==> flow/design.v <==
module bus #(
    parameter DATA_WIDTH = 32,
    parameter ADDR_WIDTH = 8,
    parameter RESP_WIDTH = 3
)
(
    input s0_axi_aclk,
    input s0_axi_aresetn,
    input [ADDR_WIDTH-1:0] s0_axi_awaddr,
    input s0_axi_awvalid,
    output reg s0_axi_awready,
    input [DATA_WIDTH-1:0] s0_axi_wdata,
    input [DATA_WIDTH/8:0] s0_axi_wstrb,
    input s0_axi_wvalid,
    output reg s0_axi_wready,
    output reg [RESP_WIDTH - 1:0] s0_axi_bresp,
    output reg s0_axi_bvalid,
    input s0_axi_bready,
    input [ADDR_WIDTH-1:0] s0_axi_araddr,
    input s0_axi_arvalid,
    output reg s0_axi_arready,
    output reg [DATA_WIDTH-1:0] s0_axi_rdata,
    output reg [RESP_WIDTH - 1:0] s0_axi_rresp,
    output reg s0_axi_rvalid,
    input s0_axi_rready,
    input m1_axi_aclk,
    input m1_axi_aresetn,
    output  reg [ADDR_WIDTH-1:0] m1_axi_awaddr,
    output  reg m1_axi_awvalid,
    input  m1_axi_awready,
    output  reg [DATA_WIDTH-1:0] m1_axi_wdata,
    output  reg [DATA_WIDTH/8:0] m1_axi_wstrb,
    output  reg m1_axi_wvalid,
    input  m1_axi_wready,
    input  [RESP_WIDTH - 1:0] m1_axi_bresp,
    input  m1_axi_bvalid,
    output reg m1_axi_bready,
    output reg [ADDR_WIDTH-1:0] m1_axi_araddr,
    output reg m1_axi_arvalid,
    input  m1_axi_arready,
    input  [DATA_WIDTH-1:0] m1_axi_rdata,
    input  [RESP_WIDTH - 1:0] m1_axi_rresp,
    input  m1_axi_rvalid,
    output reg m1_axi_rready,
    input m2_axi_aclk,
    input m2_axi_aresetn,
    output  reg [ADDR_WIDTH-1:0] m2_axi_awaddr,
    output  reg m2_axi_awvalid,
    input  m2_axi_awready,
    output  reg [DATA_WIDTH-1:0] m2_axi_wdata,
    output  reg [DATA_WIDTH/8:0] m2_axi_wstrb,
    output  reg m2_axi_wvalid,
    input  m2_axi_wready,
    input  [RESP_WIDTH - 1:0] m2_axi_bresp,
    input  m2_axi_bvalid,
    output reg m2_axi_bready,
    output reg [ADDR_WIDTH-1:0] m2_axi_araddr,
    output reg m2_axi_arvalid,
    input  m2_axi_arready,
    input  [DATA_WIDTH-1:0] m2_axi_rdata,
    input  [RESP_WIDTH - 1:0] m2_axi_rresp,
    input  m2_axi_rvalid,
    output reg m2_axi_rready
);
reg [DATA_WIDTH-1:0] cached_slave1_read_data;
reg [ADDR_WIDTH-1:0] cached_slave1_read_address;
reg [DATA_WIDTH-1:0] cached_slave1_write_data;
reg  cached_slave1_write_valid_data;
reg [ADDR_WIDTH-1:0] cached_slave1_write_address;
reg [DATA_WIDTH/8:0] cached_slave1_wstrb;
reg  cached_slave1_write_valid_address;
reg [DATA_WIDTH-1:0] cached_slave2_read_data;
reg [ADDR_WIDTH-1:0] cached_slave2_read_address;
reg [DATA_WIDTH-1:0] cached_slave2_write_data;
reg [ADDR_WIDTH-1:0] cached_slave2_write_address;
reg [DATA_WIDTH/8:0] cached_slave2_wstrb;
reg  cached_slave2_write_valid_data;
reg  cached_slave2_write_valid_address;
  typedef enum {IDLE_WRITE,VALID_WRITE_ADDR,VALID_WRITE_DATA, WRITE_TO_SLAVE1, WRITE_TO_SLAVE2, NOTIFY_MASTER_FROM_SLAVE1, NOTIFY_MASTER_FROM_SLAVE2 } writing_states;
  typedef enum {IDLE_READ, VALID_READ_ADDR, READ_FROM_SLAVE1, READ_FROM_SLAVE2, CACHE_DATA_FROM_SLAVE1,CACHE_DATA_FROM_SLAVE2, WRITE_TO_MASTER_FROM_SLAVE1, WRITE_TO_MASTER_FROM_SLAVE2 } reading_states;
  writing_states write_state;
  reading_states read_state;
always @(posedge s0_axi_aclk) begin
    if (s0_axi_aresetn == 0) begin
      s0_axi_awready <= 0;
      s0_axi_wready <= 0;
      s0_axi_bvalid <= 0;
      m1_axi_awvalid <=0;
      m1_axi_wvalid <=0;
      m2_axi_awvalid <=0;
      m2_axi_wvalid <=0;
      s0_axi_bresp <= 0;
      m1_axi_awaddr <= 0;
      m1_axi_wdata <= 0;
      m1_axi_wstrb <= 0;
      m1_axi_bready <= 0;
      m2_axi_awaddr <= 0;
      m2_axi_wdata <= 0;
      m2_axi_wstrb <= 0;
      m2_axi_bready <= 0;
      cached_slave1_write_address <= 0;
      cached_slave1_write_valid_address <= 0;
      cached_slave1_write_data <= 0;
      cached_slave1_wstrb <= 0;
      cached_slave1_write_valid_data <= 0;
      cached_slave2_write_address <= 0;
      cached_slave2_write_valid_address <= 0;
      cached_slave2_write_data <= 0;
      cached_slave2_wstrb <= 0;
      cached_slave2_write_valid_data <= 0;
      write_state <= IDLE_WRITE;
    end else begin
      case (write_state)
        IDLE_WRITE: begin
          s0_axi_wready <= 1;
          s0_axi_awready <= 1;
          s0_axi_bvalid <= 0;
          if (s0_axi_bready) begin
            s0_axi_wready <= 0;
            s0_axi_awready <= 0;
            write_state <= VALID_WRITE_ADDR;
          end
        end
        VALID_WRITE_ADDR: begin
          if(s0_axi_awaddr == 0 || s0_axi_awaddr == 4)begin
                cached_slave1_write_address <= s0_axi_awaddr;
                cached_slave1_write_valid_address <= s0_axi_awvalid;
                write_state <= VALID_WRITE_DATA;
              end 
          if(s0_axi_awaddr == 16 || s0_axi_awaddr == 20) begin
                cached_slave2_write_address <= s0_axi_awaddr;
                cached_slave2_write_valid_address <= s0_axi_awvalid;
                write_state <= VALID_WRITE_DATA;
              end 
        end
        VALID_WRITE_DATA: begin
            if(cached_slave1_write_address == 0 || cached_slave1_write_address == 4)begin
                cached_slave1_write_data <= s0_axi_wdata;
                cached_slave1_wstrb <= s0_axi_wstrb;
                cached_slave1_write_valid_data <= s0_axi_wvalid;
                write_state <= WRITE_TO_SLAVE1;
              end 
            if(cached_slave2_write_address == 16 || cached_slave2_write_address == 20) begin
                cached_slave2_write_data <= s0_axi_wdata;
                cached_slave2_wstrb <= s0_axi_wstrb;
                cached_slave2_write_valid_data <= s0_axi_wvalid;
                write_state <= WRITE_TO_SLAVE2;
              end 
        end
        WRITE_TO_SLAVE1: begin
            m1_axi_awaddr <= cached_slave1_write_address;
            m1_axi_awvalid <= 1;
            m1_axi_wdata <= cached_slave1_write_data;
            m1_axi_wstrb <= cached_slave1_wstrb;
            m1_axi_wvalid <= 1;
            m1_axi_bready <= s0_axi_bready;
            write_state <= NOTIFY_MASTER_FROM_SLAVE1;
        end
        WRITE_TO_SLAVE2: begin
            m2_axi_awaddr <= cached_slave2_write_address;
            m2_axi_awvalid <= 1;
            m2_axi_wdata <= cached_slave2_write_data;
            m2_axi_wstrb <= cached_slave2_wstrb;
            m2_axi_wvalid <= 1;
            m2_axi_bready <= s0_axi_bready;
            write_state <= NOTIFY_MASTER_FROM_SLAVE2;
          end
        NOTIFY_MASTER_FROM_SLAVE1: begin
            s0_axi_wready <= m1_axi_wready;
            s0_axi_awready <= m1_axi_awready;
            s0_axi_bvalid <= m1_axi_bvalid;
            s0_axi_bresp <= m1_axi_bresp;
            write_state <= IDLE_WRITE;
        end
        NOTIFY_MASTER_FROM_SLAVE2: begin
            s0_axi_wready <= m2_axi_wready;
            s0_axi_awready <= m2_axi_awready;
            s0_axi_bvalid <= m2_axi_bvalid;
            s0_axi_bresp <= m2_axi_bresp;
            write_state <= IDLE_WRITE;
        end
      endcase
    end
  end
always @(posedge s0_axi_aclk) begin
    if (s0_axi_aresetn == 0) begin
       s0_axi_arready <= 0;
       s0_axi_rvalid <= 0;
       s0_axi_rdata <= 0;
       s0_axi_rresp <= 0;
       m1_axi_rready <= 0;
       m2_axi_rready <= 0;
       m1_axi_araddr <= 0;
       m1_axi_arvalid <= 0;
       m2_axi_araddr <= 0;
       m2_axi_arvalid <= 0;
       cached_slave1_read_address <= 0;
       cached_slave1_read_data <= 0;
       cached_slave2_read_address <= 0;
       cached_slave2_read_data <= 0;
       read_state<=IDLE_READ;
    end else begin
      case (read_state)
        IDLE_READ: begin
          s0_axi_arready <= 1; 
          m1_axi_rready <= 0;
          m2_axi_rready <= 0;
          s0_axi_rvalid <= 0;
           if(s0_axi_rready ) begin
            read_state<=VALID_READ_ADDR;
           end
        end
        VALID_READ_ADDR: begin
            if(s0_axi_araddr == 8 || s0_axi_araddr == 12)begin
                cached_slave1_read_address <= s0_axi_araddr;
                s0_axi_arready <= 0;
                s0_axi_rvalid <= 1;
                read_state <= READ_FROM_SLAVE1;
               end 
           if(s0_axi_araddr == 24 || s0_axi_araddr == 28) begin
                 cached_slave2_read_address <= s0_axi_araddr;
                 s0_axi_rvalid <= 1;
                 s0_axi_arready <= 0;
                 read_state <= READ_FROM_SLAVE2;
              end 
        end
        READ_FROM_SLAVE1: begin
            m1_axi_araddr <= cached_slave1_read_address;
            m1_axi_arvalid <= 1;
            m1_axi_rready <= 1;
            read_state <= CACHE_DATA_FROM_SLAVE1;
        end
        READ_FROM_SLAVE2: begin
            m2_axi_araddr <= cached_slave2_read_address;
            m2_axi_arvalid <= 1;
            m2_axi_rready <= 1;
            read_state <= CACHE_DATA_FROM_SLAVE2;
        end
        CACHE_DATA_FROM_SLAVE1: begin
           cached_slave1_read_data <= m1_axi_rdata;
           read_state <= WRITE_TO_MASTER_FROM_SLAVE1;
        end
        CACHE_DATA_FROM_SLAVE2: begin
          cached_slave2_read_data <= m2_axi_rdata;
          read_state <= WRITE_TO_MASTER_FROM_SLAVE2;  
        end
        WRITE_TO_MASTER_FROM_SLAVE1: begin           
              if(m1_axi_arready) begin
                s0_axi_rdata <= cached_slave1_read_data; 
                s0_axi_rvalid <= 1;
                s0_axi_rresp <= 0;
                read_state <= IDLE_READ; 
              end
            s0_axi_rvalid <= 0;
        end
        WRITE_TO_MASTER_FROM_SLAVE2: begin 
            if(m2_axi_arready) begin
              s0_axi_rdata <= cached_slave2_read_data;
              s0_axi_rvalid <= 1;
              s0_axi_rresp <= 0;
              read_state <= IDLE_READ;
            end
            s0_axi_rvalid <= 0;
        end
      endcase
    end
  end
endmodule
module adder#(
    parameter DATA_WIDTH = 32,
    parameter ADDR_WIDTH = 8,
    parameter RESP_WIDTH = 3
)
(
    input s1_axi_aclk,
    input s1_axi_aresetn,
    input [ADDR_WIDTH-1:0] s1_axi_awaddr,
    input s1_axi_awvalid,
    output reg s1_axi_awready,
    input [DATA_WIDTH-1:0] s1_axi_wdata,
    input [DATA_WIDTH/8:0] s1_axi_wstrb,
    input s1_axi_wvalid,
    output reg s1_axi_wready,
    output reg [RESP_WIDTH - 1:0] s1_axi_bresp,
    output reg s1_axi_bvalid,
    input s1_axi_bready,
    input [ADDR_WIDTH-1:0] s1_axi_araddr,
    input s1_axi_arvalid,
    output  s1_axi_arready,
    output reg [DATA_WIDTH-1:0] s1_axi_rdata,
    output reg [RESP_WIDTH - 1:0] s1_axi_rresp,
    output reg s1_axi_rvalid,
    input  s1_axi_rready
);
reg [DATA_WIDTH-1:0] operandA, operandB;
wire [(2*DATA_WIDTH-1):0] result_tmp;
wire [DATA_WIDTH-1:0] overflow_adder;
reg [1:0] operandCounters;
reg [(2*DATA_WIDTH-1):0] result_hold;
reg s1_axi_arready_tmp;
assign s1_axi_arready = s1_axi_arready_tmp;
always@(posedge s1_axi_aclk)
begin
    if(~s1_axi_aresetn) 
    begin
	    s1_axi_awready <= 0;
       s1_axi_wready <= 0;
       operandCounters <= 0;
       operandA <= 0;
       operandB <= 0;
       s1_axi_bresp <= 0;
       s1_axi_bvalid <= 0;
    end
	else if(s1_axi_awvalid == 1 && s1_axi_wvalid == 1 )
	  begin
	     case(s1_axi_awaddr)
		   0:
		     begin
            s1_axi_awready <= 0;
            s1_axi_wready <= 0;
                  operandA <= s1_axi_wdata;
                  if(operandCounters == 2'b10) begin
                     operandCounters <= 1;
                  end
                  else begin
                     operandCounters <= operandCounters + 1;
                  end
                  if (s1_axi_bready == 1) begin
                    s1_axi_awready <= 1;
                    s1_axi_wready <= 1;
                    s1_axi_bresp <= 0;
                    s1_axi_bvalid <= 1;  
                  end
			 end  
		   4: 
		     begin
            s1_axi_awready <= 0;
            s1_axi_wready <= 0;
              operandB <= s1_axi_wdata;  
              if(operandCounters == 2) begin
                    operandCounters <= 1;
              end
                  else begin
                    operandCounters <= operandCounters + 1;
                  end 
              if (s1_axi_bready == 1) begin
                s1_axi_awready <= 1;
                s1_axi_wready <= 1;
                s1_axi_bresp <= 0;
                s1_axi_bvalid <= 1;
              end
			 end 
		   default:
		      begin
			     s1_axi_awready <= 1;
              s1_axi_wready <= 1;
			  end
        endcase
	  end
	else
	  begin
	   s1_axi_bresp <= 0;
      s1_axi_bvalid <= 0;
	  end
end
always@(posedge s1_axi_aclk)
begin
   if(~s1_axi_aresetn)
      result_hold <= 0;
   else if(operandCounters == 2)
      result_hold <= result_tmp;
end
assign result_tmp = (operandCounters == 2) ? operandA + operandB : result_hold;
assign overflow_adder = (result_tmp > (2**DATA_WIDTH)-1)?1:0;    
always@(posedge s1_axi_aclk)
begin
   if(~s1_axi_aresetn) begin
	   s1_axi_rvalid <= 0;
       s1_axi_rresp <= 0;
       s1_axi_rdata <= 0;
   end 
	else if(s1_axi_rready == 1 && s1_axi_arvalid == 1)
      begin
         case(s1_axi_araddr)
            8: begin
                  s1_axi_rvalid <= 1;
                  s1_axi_rresp <= 0;
                  s1_axi_rdata <= result_tmp[31:0];
               end
            12: begin
                  s1_axi_rvalid <= 1;
                  s1_axi_rresp <= 0;
                  s1_axi_rdata <= overflow_adder;
               end
            default: begin
                  s1_axi_rresp <= 0;
               end
         endcase
      end
   else
	  begin
        s1_axi_rresp <= 0;
	  end
end
always@(posedge s1_axi_aclk)
begin
 if(s1_axi_aresetn == 1'b0) 
  begin
   s1_axi_arready_tmp <= 0;
  end 
 else
   if(s1_axi_arvalid && ~s1_axi_arready_tmp )
      s1_axi_arready_tmp <= 1'b1;    
   else
      s1_axi_arready_tmp <= 1'b0; 
 end
endmodule
module multiplier#(
    parameter DATA_WIDTH = 32,
    parameter ADDR_WIDTH = 8,
    parameter RESP_WIDTH = 3
)
(
    input s2_axi_aclk,
    input s2_axi_aresetn,
    input [ADDR_WIDTH-1:0] s2_axi_awaddr,
    input s2_axi_awvalid,
    output reg s2_axi_awready,
    input [DATA_WIDTH-1:0] s2_axi_wdata,
    input [DATA_WIDTH/8:0] s2_axi_wstrb,
    input s2_axi_wvalid,
    output reg s2_axi_wready,
    output reg [RESP_WIDTH - 1:0] s2_axi_bresp,
    output reg s2_axi_bvalid,
    input s2_axi_bready,
    input [ADDR_WIDTH-1:0] s2_axi_araddr,
    input s2_axi_arvalid,
    output  s2_axi_arready,
    output reg [DATA_WIDTH-1:0] s2_axi_rdata,
    output reg [RESP_WIDTH - 1:0] s2_axi_rresp,
    output reg s2_axi_rvalid,
    input  s2_axi_rready
);
reg [DATA_WIDTH-1:0] operandA, operandB;
wire [(2*DATA_WIDTH-1):0] result_tmp;
wire [DATA_WIDTH-1:0] overflow_adder;
reg [1:0] operandCounters;
reg [(2*DATA_WIDTH-1):0] result_hold;
reg s2_axi_arready_tmp;
assign s2_axi_arready = s2_axi_arready_tmp;
always@(posedge s2_axi_aclk)
begin
    if(~s2_axi_aresetn) 
    begin
	    s2_axi_awready <= 0;
       s2_axi_wready <= 0;
       operandCounters <= 0;
       operandA <= 0;
       operandB <= 0;
       s2_axi_bresp <= 0;
       s2_axi_bvalid <= 0;
    end
	else if(s2_axi_awvalid == 1 && s2_axi_wvalid == 1 )
	  begin
	     case(s2_axi_awaddr)
		   16:
		     begin
            s2_axi_awready <= 0;
            s2_axi_wready <= 0;
                  operandA <= s2_axi_wdata;
                  if(operandCounters == 2'b10) begin
                     operandCounters <= 1;
                  end
                  else begin
                     operandCounters <= operandCounters + 1;
                  end
                  if (s2_axi_bready == 1) begin
                    s2_axi_awready <= 1;
                    s2_axi_wready <= 1;
                    s2_axi_bresp <= 0;
                    s2_axi_bvalid <= 1;  
                  end
			 end  
		   20: 
		     begin
            s2_axi_awready <= 0;
            s2_axi_wready <= 0;
              operandB <= s2_axi_wdata;  
              if(operandCounters == 2) begin
                    operandCounters <= 1;
              end
                  else begin
                    operandCounters <= operandCounters + 1;
                  end 
              if (s2_axi_bready == 1) begin
                s2_axi_awready <= 1;
                s2_axi_wready <= 1;
                s2_axi_bresp <= 0;
                s2_axi_bvalid <= 1;
              end
			 end 
		   default:
		      begin
			     s2_axi_awready <= 1;
              s2_axi_wready <= 1;
			  end
        endcase
	  end
	else
	  begin
	   s2_axi_bresp <= 0;
      s2_axi_bvalid <= 0;
	  end
end
always@(posedge s2_axi_aclk)
begin
   if(~s2_axi_aresetn)
      result_hold <= 0;
   else if(operandCounters == 2)
      result_hold <= result_tmp;
end
assign result_tmp = (operandCounters == 2) ? operandA * operandB : result_hold;
assign overflow_adder = (result_tmp > (2**DATA_WIDTH)-1)?1:0;    
always@(posedge s2_axi_aclk)
begin
   if(~s2_axi_aresetn) begin
	   s2_axi_rvalid <= 0;
       s2_axi_rresp <= 0;
       s2_axi_rdata <= 0;
   end 
	else if(s2_axi_rready == 1 && s2_axi_arvalid == 1)
      begin
         case(s2_axi_araddr)
            24: begin
                  s2_axi_rvalid <= 1;
                  s2_axi_rresp <= 0;
                  s2_axi_rdata <= result_tmp[31:0];
               end
            28: begin
                  s2_axi_rvalid <= 1;
                  s2_axi_rresp <= 0;
                  s2_axi_rdata <= overflow_adder;
               end
            default: begin
                  s2_axi_rresp <= 0;
               end
         endcase
      end
   else
	  begin
        s2_axi_rresp <= 0;
	  end
end
always@(posedge s2_axi_aclk)
begin
 if(s2_axi_aresetn == 1'b0) 
  begin
   s2_axi_arready_tmp <= 0;
  end 
 else
   if(s2_axi_arvalid && ~s2_axi_arready_tmp )
      s2_axi_arready_tmp <= 1'b1;    
   else
      s2_axi_arready_tmp <= 1'b0; 
 end
endmodule
module wrapper #(
    parameter DATA_WIDTH = 32,
    parameter ADDR_WIDTH = 8,
    parameter RESP_WIDTH = 3
)
(
    input s3_axi_aclk,
    input s3_axi_aresetn,
    input [ADDR_WIDTH-1:0] s3_axi_awaddr,
    input s3_axi_awvalid,
    output wire s3_axi_awready,
    input [DATA_WIDTH-1:0] s3_axi_wdata,
    input [DATA_WIDTH/8:0] s3_axi_wstrb,
    input s3_axi_wvalid,
    output wire s3_axi_wready,
    output wire [RESP_WIDTH - 1:0] s3_axi_bresp,
    output wire s3_axi_bvalid,
    input s3_axi_bready,
    input [ADDR_WIDTH-1:0] s3_axi_araddr,
    input s3_axi_arvalid,
    output wire s3_axi_arready,
    output wire [DATA_WIDTH-1:0] s3_axi_rdata,
    output wire [RESP_WIDTH - 1:0] s3_axi_rresp,
    output wire s3_axi_rvalid,
    input s3_axi_rready
);
wire [ADDR_WIDTH-1:0] connect_slave1_awaddr;
wire connect_slave1_awvalid;
wire connect_slave1_awready;
wire [DATA_WIDTH-1:0] connect_slave1_wdata;
wire [DATA_WIDTH/8:0] connect_slave1_wstrb;
wire connect_slave1_wvalid;
wire connect_slave1_wready;
wire [RESP_WIDTH - 1:0] connect_slave1_bresp;
wire connect_slave1_bvalid;
wire connect_slave1_bready;
wire [ADDR_WIDTH-1:0] connect_slave1_araddr;
wire connect_slave1_arvalid;
wire connect_slave1_arready;
wire [DATA_WIDTH-1:0] connect_slave1_rdata;
wire [RESP_WIDTH - 1:0] connect_slave1_rresp;
wire connect_slave1_rvalid;
wire connect_slave1_rready;
wire [ADDR_WIDTH-1:0] connect_slave2_awaddr;
wire connect_slave2_awvalid;
wire connect_slave2_awready;
wire [DATA_WIDTH-1:0] connect_slave2_wdata;
wire [DATA_WIDTH/8:0] connect_slave2_wstrb;
wire connect_slave2_wvalid;
wire connect_slave2_wready;
wire [RESP_WIDTH - 1:0] connect_slave2_bresp;
wire connect_slave2_bvalid;
wire connect_slave2_bready;
wire [ADDR_WIDTH-1:0] connect_slave2_araddr;
wire connect_slave2_arvalid;
wire connect_slave2_arready;
wire [DATA_WIDTH-1:0] connect_slave2_rdata;
wire [RESP_WIDTH - 1:0] connect_slave2_rresp;
wire connect_slave2_rvalid;
wire connect_slave2_rready;
bus#(
    .DATA_WIDTH(DATA_WIDTH),
    .ADDR_WIDTH(ADDR_WIDTH),
    .RESP_WIDTH(RESP_WIDTH)
) bus_instiate (
    .s0_axi_aclk(s3_axi_aclk),
    .s0_axi_aresetn(s3_axi_aresetn),
    .s0_axi_awaddr(s3_axi_awaddr),
    .s0_axi_awvalid(s3_axi_awvalid),
    .s0_axi_awready(s3_axi_awready),
    .s0_axi_wdata(s3_axi_wdata),
    .s0_axi_wstrb(s3_axi_wstrb),
    .s0_axi_wvalid(s3_axi_wvalid),
    .s0_axi_wready(s3_axi_wready),
    .s0_axi_bresp(s3_axi_bresp),
    .s0_axi_bvalid(s3_axi_bvalid),
    .s0_axi_bready(s3_axi_bready),
    .s0_axi_araddr(s3_axi_araddr),
    .s0_axi_arvalid(s3_axi_arvalid),
    .s0_axi_arready(s3_axi_arready),
    .s0_axi_rdata(s3_axi_rdata),
    .s0_axi_rresp(s3_axi_rresp),
    .s0_axi_rvalid(s3_axi_rvalid),
    .s0_axi_rready(s3_axi_rready),
    .m1_axi_aclk(s3_axi_aclk),
    .m1_axi_aresetn(s3_axi_aresetn),
    .m1_axi_awaddr(connect_slave1_awaddr),
    .m1_axi_awvalid(connect_slave1_awvalid),
    .m1_axi_awready(connect_slave1_awready),
    .m1_axi_wdata(connect_slave1_wdata),
    .m1_axi_wstrb(connect_slave1_wstrb),
    .m1_axi_wvalid(connect_slave1_wvalid),
    .m1_axi_wready(connect_slave1_wready),
    .m1_axi_bresp(connect_slave1_bresp),
    .m1_axi_bvalid(connect_slave1_bvalid),
    .m1_axi_bready(connect_slave1_bready),
    .m1_axi_araddr(connect_slave1_araddr),
    .m1_axi_arvalid(connect_slave1_arvalid),
    .m1_axi_arready(connect_slave1_arready),
    .m1_axi_rdata(connect_slave1_rdata),
    .m1_axi_rresp(connect_slave1_rresp),
    .m1_axi_rvalid(connect_slave1_rvalid),
    .m1_axi_rready(connect_slave1_rready),
    .m2_axi_aclk(s3_axi_aclk),
    .m2_axi_aresetn(s3_axi_aresetn),
    .m2_axi_awaddr(connect_slave2_awaddr),
    .m2_axi_awvalid(connect_slave2_awvalid),
    .m2_axi_awready(connect_slave2_awready),
    .m2_axi_wdata(connect_slave2_wdata),
    .m2_axi_wstrb(connect_slave2_wstrb),
    .m2_axi_wvalid(connect_slave2_wvalid),
    .m2_axi_wready(connect_slave2_wready),
    .m2_axi_bresp(connect_slave2_bresp),
    .m2_axi_bvalid(connect_slave2_bvalid),
    .m2_axi_bready(connect_slave2_bready),
    .m2_axi_araddr(connect_slave2_araddr),
    .m2_axi_arvalid(connect_slave2_arvalid),
    .m2_axi_arready(connect_slave2_arready),
    .m2_axi_rdata(connect_slave2_rdata),
    .m2_axi_rresp(connect_slave2_rresp),
    .m2_axi_rvalid(connect_slave2_rvalid),
    .m2_axi_rready(connect_slave2_rready)
  );
  adder #(
    .DATA_WIDTH(DATA_WIDTH),
    .ADDR_WIDTH(ADDR_WIDTH),
    .RESP_WIDTH(RESP_WIDTH)
  ) adder_instiate (
    .s1_axi_aclk(s3_axi_aclk),
    .s1_axi_aresetn(s3_axi_aresetn),
    .s1_axi_awaddr(connect_slave1_awaddr),
    .s1_axi_awvalid(connect_slave1_awvalid),
    .s1_axi_awready(connect_slave1_awready),
    .s1_axi_wdata(connect_slave1_wdata),
    .s1_axi_wstrb(connect_slave1_wstrb),
    .s1_axi_wvalid(connect_slave1_wvalid),
    .s1_axi_wready(connect_slave1_wready),
    .s1_axi_bresp(connect_slave1_bresp),
    .s1_axi_bvalid(connect_slave1_bvalid),
    .s1_axi_bready(connect_slave1_bready),
    .s1_axi_araddr(connect_slave1_araddr),
    .s1_axi_arvalid(connect_slave1_arvalid),
    .s1_axi_arready(connect_slave1_arready),
    .s1_axi_rdata(connect_slave1_rdata),
    .s1_axi_rresp(connect_slave1_rresp),
    .s1_axi_rvalid(connect_slave1_rvalid),
    .s1_axi_rready(connect_slave1_rready)
  );
   multiplier #(
    .DATA_WIDTH(DATA_WIDTH),
    .ADDR_WIDTH(ADDR_WIDTH),
    .RESP_WIDTH(RESP_WIDTH)
   ) multiplier_instiate (
    .s2_axi_aclk(s3_axi_aclk),
    .s2_axi_aresetn(s3_axi_aresetn),
    .s2_axi_awaddr(connect_slave2_awaddr),
    .s2_axi_awvalid(connect_slave2_awvalid),
    .s2_axi_awready(connect_slave2_awready),
    .s2_axi_wdata(connect_slave2_wdata),
    .s2_axi_wstrb(connect_slave2_wstrb),
    .s2_axi_wvalid(connect_slave2_wvalid),
    .s2_axi_wready(connect_slave2_wready),
    .s2_axi_bresp(connect_slave2_bresp),
    .s2_axi_bvalid(connect_slave2_bvalid),
    .s2_axi_bready(connect_slave2_bready),
    .s2_axi_araddr(connect_slave2_araddr),
    .s2_axi_arvalid(connect_slave2_arvalid),
    .s2_axi_arready(connect_slave2_arready),
    .s2_axi_rdata(connect_slave2_rdata),
    .s2_axi_rresp(connect_slave2_rresp),
    .s2_axi_rvalid(connect_slave2_rvalid),
    .s2_axi_rready(connect_slave2_rready)
  );
endmodule
Ticket comment

* Tool chain data of wrapper
Each step is given for the RTL above and for the edited RTL. Lines under "original" count in the file above, lines under "edited" in the edited file. "change" is "edited" less "original", of the values as shown. Operators carry their Yosys type and port widths (W data, S select, Z words). Cell names lack the library's common part. The mark -- stands for no value.
Inputs: design top wrapper, clock s3_axi_aclk, cell library sky130hd, corner tt_025C_1v80

* The edit
Unified diff, file above to edited file. This change comes from a script, not from a designer. The edited design behaves differently; no optimisation was intended.
begin of diff
@@ -566,5 +566,5 @@
 endmodule
 module wrapper #(
-    parameter DATA_WIDTH = 32,
+    parameter DATA_WIDTH = 24,
     parameter ADDR_WIDTH = 8,
     parameter RESP_WIDTH = 3
end of diff

* After elaboration
Source: Yosys, flattened and elaborated, memories not mapped. Widths are those after wreduce. Registers that Yosys merges into a memory's read port (data or address) are not register bits. Print and check cells do not count.
Bit counts:
- register bits after elaboration | original 706, edited 570, change -136
- output and inout bits | original 43, edited 35, change -8
- word-level cells | original 207, edited 207, change 0
Operators by class:
- $add $sub $neg | original 3, edited 3, change 0
- $mul | original 1, edited 1, change 0
- $lt $le $gt $ge | original 2, edited 2, change 0
- equal/unequal tests | original 41, edited 41, change 0
- mux-type cells | original 54, edited 54, change 0
- bitwise operators | original 2, edited 2, change 0
- reductions and logical operators | original 55, edited 55, change 0
Operator list:
- $pmux W32 S2 | original 3, edited 0, change -3
- $pmux W24 S2 | original 0, edited 3, change +3
- $mux W32 | original 12, edited 10, change -2
- $gt A64 B32 Y1 const B | original 2, edited 0, change -2
- $mux W64 | original 2, edited 0, change -2
- $gt A48 B24 Y1 const B | original 0, edited 2, change +2
- $mux W24 | original 0, edited 2, change +2
- $mux W48 | original 0, edited 2, change +2
- $add A32 B32 Y33 | original 1, edited 0, change -1
- $mul A32 B32 Y64 | original 1, edited 0, change -1
- $add A24 B24 Y25 | original 0, edited 1, change +1
- $mul A24 B24 Y48 | original 0, edited 1, change +1
Operator kinds equal on both sides are left out: 34.

* Logic depth
Yosys ltp: most cells in a row. Word level: on the elaborated netlist, between registers, memories and ports. Mapped: between sequential cells and ports; inverters and the memories' decode and read muxes count.
Logic depth:
- depth in word-level cells | original 5, edited 5, change 0
- ABC_AREA | original 0, edited 0
- gate-level depth with buffers | original 29, edited 28, change -1
- gate-level depth less buffers | original 27, edited 26, change -1

* Netlist
Yosys stat after the flow's synthesis: flattened, memories mapped to cells. It holds for the ABC_AREA given above (unset counts as 0); a run with the other value may have another netlist.
Cells by type:
- fa_1 | original 897, edited 483, change -414
- nand2_1 | original 1093, edited 710, change -383
- inv_1 | original 911, edited 559, change -352
- and2_1 | original 546, edited 353, change -193
- clkbuf_1 | original 368, edited 220, change -148
- dfxtp_1 | original 645, edited 509, change -136
- a21oi_1 | original 354, edited 248, change -106
- ha_1 | original 295, edited 198, change -97
- nor2_1 | original 397, edited 310, change -87
- mux2i_1 | original 212, edited 163, change -49
- o21ai_0 | original 105, edited 72, change -33
- and3_1 | original 61, edited 40, change -21
- xor2_1 | original 38, edited 23, change -15
- a21o_1 | original 47, edited 34, change -13
- nor3_1 | original 38, edited 27, change -11
- buf_2 | original 11, edited 1, change -10
- a211oi_1 | original 47, edited 38, change -9
- nand4_1 | original 31, edited 23, change -8
Cell types equal on both sides are left out: 11. The list need not be complete.
Mapped netlist:
- standard cells after synthesis | original 6479, edited 4328, change -2151
- cell area after synthesis (µm²) | original 57679.1, edited 38190.4, change -19488.7
- flip-flop cells | original 645, edited 509, change -136
- buffer cells | original 409, edited 262, change -147
By module: a second synthesis without flattening, with its own total; a netlist apart from the flattened one above.
Unflattened totals:
- cell total of the unflattened synthesis | original 6687, edited 4459, change -2228
- area total of the unflattened synthesis (µm²) | original 59950.0, edited 39840.7, change -20109.3
Each row is one instance without its submodules.
Modules, original:
- multiplier | times used 1, cells 4569, area 39964.6 µm², seq. area 3323.2 µm²
- bus | times used 1, cells 1193, area 12324.3 µm², seq. area 6786.5 µm²
- adder | times used 1, cells 925, area 7661.1 µm², seq. area 3323.2 µm²
- wrapper | times used 1, cells 0, area 0.0 µm², seq. area 0.0 µm²
Modules, edited:
- multiplier | times used 1, cells 2767, area 23756.5 µm², seq. area 2522.4 µm²
- bus | times used 1, cells 978, area 10114.7 µm², seq. area 5585.4 µm²
- adder | times used 1, cells 714, area 5969.5 µm², seq. area 2522.4 µm²
- wrapper | times used 1, cells 0, area 0.0 µm², seq. area 0.0 µm²

* Path before layout
OpenSTA on the mapped netlist: ideal clock, no wires. The path of least setup slack (recovery checks aside). Input and output delay are each 20% of the period. Register names are those of the netlist, which keeps one name where synthesis merged equal registers.
Path after synthesis:
- path type | original register -> register, edited register -> register
- start point | original register multiplier_instiate.operandB[8], edited register multiplier_instiate.operandB[3]
- end point | original register multiplier_instiate.s2_axi_rdata[0], edited register multiplier_instiate.s2_axi_rdata[0]
- clock period (ps) | original 10000, edited 10000, change 0
- setup time (ps) | original 131, edited 124, change -7
- launch time at the first pin (ps) | original 0, edited 0, change 0
- data arrival time (ps) | original 7534, edited 7010, change -524
- data required time (ps) | original 9869, edited 9876, change +7
- slack (ps) | original 2335, edited 2866, change +531
- delay of the path (ps) | original 7665, edited 7134, change -531
- stages on the path | original 28, edited 27, change -1
- period reached after synthesis (ps) | original 7665, edited 7134, change -531
"delay of the path" = arrival - input delay + setup time. "stages on the path" counts driving pins, that of a launching flip-flop among them; a cell with two outputs on the path counts twice. "period reached after synthesis" = period - worst setup slack (recovery checks aside). The figure is calculated, with input and output delays left at 20% of the set period. The rows between start and end are the longest chain of elaborated cells between them; the timing report does not say that the signal goes this way. Where chains are equally long, one stands for them. A line is the first line of the expression or statement that the cell stems from. Yosys adds cells for indexed reads and writes and turns some case tables into memories. A register here has more assigning lines than the two given.
Between the ends, after synthesis, original: cell sequence dfxtp_1 > clkbuf_1 > nand2_1 > fa_1 > inv_1 > fa_1 > fa_1 > inv_1 > fa_1 > inv_1 > fa_1 > fa_1 > fa_1 > inv_1 > fa_1 > inv_1 > ha_1 > nand2_1 > or3_4 > nor3_1 > o21ai_0 > a211oi_1 > mux2i_1 > o311ai_0 > a2111oi_2 > and4b_1 > nor4b_2 > a31oi_1, length of the longest elaborated chain 5
RTL lines, path after synthesis, original:
- start, declared | RTL line 444 | reg [DATA_WIDTH-1:0] operandA, operandB;
- start, assigned | RTL line 459 | operandB <= 0;
- start, assigned | RTL line 488 | operandB <= s2_axi_wdata;
- $mul A32 B32 Y64 | RTL line 522 | assign result_tmp = (operandCounters == 2) ? operandA * operandB : result_hold;
- $mux W64 | RTL line 522
- $gt A64 B32 Y1 | RTL line 523 | assign overflow_adder = (result_tmp > (2**DATA_WIDTH)-1)?1:0;
- $mux W1 | RTL line 523
- $pmux W32 S2 | RTL line 533 | case(s2_axi_araddr)
- end, assigned | RTL line 537 | s2_axi_rdata <= result_tmp[31:0];
- end, assigned | RTL line 542 | s2_axi_rdata <= overflow_adder;
- end, declared | RTL line 439 | output reg [DATA_WIDTH-1:0] s2_axi_rdata,
Between the ends, after synthesis, edited: cell sequence dfxtp_1 > clkbuf_1 > clkbuf_1 > nand2_1 > fa_1 > inv_1 > fa_1 > inv_1 > fa_1 > fa_1 > inv_1 > fa_1 > fa_1 > inv_1 > fa_1 > inv_1 > ha_1 > nand2_2 > or4_1 > a2111o_1 > a31o_1 > a21oi_2 > o31ai_1 > nor4_1 > nand4_1 > nor4_1 > a21oi_1, length of the longest elaborated chain 5
RTL lines, path after synthesis, edited:
- start, declared | RTL line 444 | reg [DATA_WIDTH-1:0] operandA, operandB;
- start, assigned | RTL line 459 | operandB <= 0;
- start, assigned | RTL line 488 | operandB <= s2_axi_wdata;
- $mul A24 B24 Y48 | RTL line 522 | assign result_tmp = (operandCounters == 2) ? operandA * operandB : result_hold;
- $mux W48 | RTL line 522
- $gt A48 B24 Y1 | RTL line 523 | assign overflow_adder = (result_tmp > (2**DATA_WIDTH)-1)?1:0;
- $mux W1 | RTL line 523
- $pmux W24 S2 | RTL line 533 | case(s2_axi_araddr)
- end, assigned | RTL line 537 | s2_axi_rdata <= result_tmp[31:0];
- end, assigned | RTL line 542 | s2_axi_rdata <= overflow_adder;
- end, declared | RTL line 439 | output reg [DATA_WIDTH-1:0] s2_axi_rdata,

* Path in the finished layout
Path of least setup slack in the final report of each run of pair A (OpenROAD, finished layout, wires in). Where an end is a register, its clock arrival counts in the times. The report prints the path's times to 10 ps; the period is as set.
Path after layout:
- path type | original register -> register, edited register -> register
- start point | original register multiplier_instiate.operandA[7], edited register multiplier_instiate.operandB[2]
- end point | original register multiplier_instiate.s2_axi_rdata[0], edited register multiplier_instiate.s2_axi_rdata[0]
- clock period (ps) | original 10000, edited 10000, change 0
- setup time (ps) | original 130, edited 120, change -10
- launch time at the first pin (ps) | original 600, edited 570, change -30
- data arrival time (ps) | original 9670, edited 9090, change -580
- data required time (ps) | original 10460, edited 10450, change -10
- slack (ps) | original 790, edited 1360, change +570
- stages on the path | original 26, edited 25, change -1
The rows between start and end are the longest chain of elaborated cells between them; the timing report does not say that the signal goes this way. Where chains are equally long, one stands for them. A register here has more assigning lines than the two given.
Between the ends, after layout, original: cell sequence dfxtp_1 > buf_4 > nand2_1 > fa_1 > inv_1 > fa_1 > fa_1 > fa_1 > fa_1 > fa_1 > fa_1 > inv_1 > fa_1 > inv_1 > ha_1 > nand4_1 > nor4_1 > a22oi_1 > a21boi_0 > nor2_1 > a41oi_1 > nand3b_1 > o41ai_1 > nand4_1 > nor4b_2 > a31oi_1, length of the longest elaborated chain 5
RTL lines, path after layout, original:
- start, declared | RTL line 444 | reg [DATA_WIDTH-1:0] operandA, operandB;
- start, assigned | RTL line 458 | operandA <= 0;
- start, assigned | RTL line 470 | operandA <= s2_axi_wdata;
- $mul A32 B32 Y64 | RTL line 522 | assign result_tmp = (operandCounters == 2) ? operandA * operandB : result_hold;
- $mux W64 | RTL line 522
- $gt A64 B32 Y1 | RTL line 523 | assign overflow_adder = (result_tmp > (2**DATA_WIDTH)-1)?1:0;
- $mux W1 | RTL line 523
- $pmux W32 S2 | RTL line 533 | case(s2_axi_araddr)
- end, assigned | RTL line 537 | s2_axi_rdata <= result_tmp[31:0];
- end, assigned | RTL line 542 | s2_axi_rdata <= overflow_adder;
- end, declared | RTL line 439 | output reg [DATA_WIDTH-1:0] s2_axi_rdata,
Between the ends, after layout, edited: cell sequence dfxtp_1 > and2_1 > fa_1 > fa_1 > inv_1 > fa_1 > fa_1 > fa_1 > inv_1 > fa_1 > inv_1 > fa_1 > inv_1 > ha_1 > nand4_1 > nand2b_1 > a311oi_1 > nor3_1 > nor4bb_1 > o21ai_1 > o31a_1 > xnor2_1 > a211o_2 > nor4_1 > a21oi_1, length of the longest elaborated chain 5
RTL lines, path after layout, edited:
- start, declared | RTL line 444 | reg [DATA_WIDTH-1:0] operandA, operandB;
- start, assigned | RTL line 459 | operandB <= 0;
- start, assigned | RTL line 488 | operandB <= s2_axi_wdata;
- $mul A24 B24 Y48 | RTL line 522 | assign result_tmp = (operandCounters == 2) ? operandA * operandB : result_hold;
- $mux W48 | RTL line 522
- $gt A48 B24 Y1 | RTL line 523 | assign overflow_adder = (result_tmp > (2**DATA_WIDTH)-1)?1:0;
- $mux W1 | RTL line 523
- $pmux W24 S2 | RTL line 533 | case(s2_axi_araddr)
- end, assigned | RTL line 537 | s2_axi_rdata <= result_tmp[31:0];
- end, assigned | RTL line 542 | s2_axi_rdata <= overflow_adder;
- end, declared | RTL line 439 | output reg [DATA_WIDTH-1:0] s2_axi_rdata,

* Measured runs
Both versions went through the flow (Yosys, OpenROAD) with the same settings in each pair. Constraints: input delay and output delay 20% of the set period each, output load 0.01 pF.
Settings, pair A: CORE_UTILIZATION 40, period_ns 10.0, CAP_MARGIN 20, CORE_MARGIN 2, SLEW_MARGIN 20
Final reports, pair A:
- netlist area reported by Yosys (µm²) | original 57679.1, edited 38190.4, change -19488.7
- die footprint (µm²) | original 147253.0, edited 97962.7, change -49290.3
- std-cell area (final layout) (µm²) | original 62638.8, edited 41469.8, change -21169.0
- utilization in the final report (%) | original 43.7, edited 43.7, change 0.0
- worst setup slack after layout (ps) | original 791, edited 1364, change +573
- total negative slack (ps) | original 0, edited 0, change 0
- lowest hold slack (ps) | original 436, edited 436, change 0
- total power of the final layout (uW) | original 5140, edited 3962, change -1178
- achieved period (ps) | original 9209, edited 8636, change -573
Settings, pair B: ABC_AREA 0, CAP_MARGIN 20, CORE_UTILIZATION 66, CTS_CLUSTER_SIZE 97, MAX_ROUTING_LAYER met4, MIN_ROUTING_LAYER met1, PLACE_DENSITY_LB_ADDON 0.12, SLEW_MARGIN 20, TNS_END_PERCENT 55, period_ns 9.47, CORE_MARGIN 2
Final reports, pair B:
- netlist area reported by Yosys (µm²) | original 57679.1, edited 38190.4, change -19488.7
- die footprint (µm²) | original 89772.1, edited 59804.7, change -29967.4
- std-cell area (final layout) (µm²) | original 61486.5, edited 40857.9, change -20628.6
- utilization in the final report (%) | original 70.9, edited 71.1, change +0.2
- worst setup slack after layout (ps) | original 634, edited 1136, change +502
- total negative slack (ps) | original 0, edited 0, change 0
- lowest hold slack (ps) | original 446, edited 441, change -5
- total power of the final layout (uW) | original 5346, edited 4197, change -1149
- achieved period (ps) | original 8836, edited 8334, change -502
"achieved period" = clock period - worst setup slack. The figure is calculated, with input and output delays left at 20% of the set period. "total power of the final layout" rests on the timing tool's default activity at the inputs, not on a simulated workload.
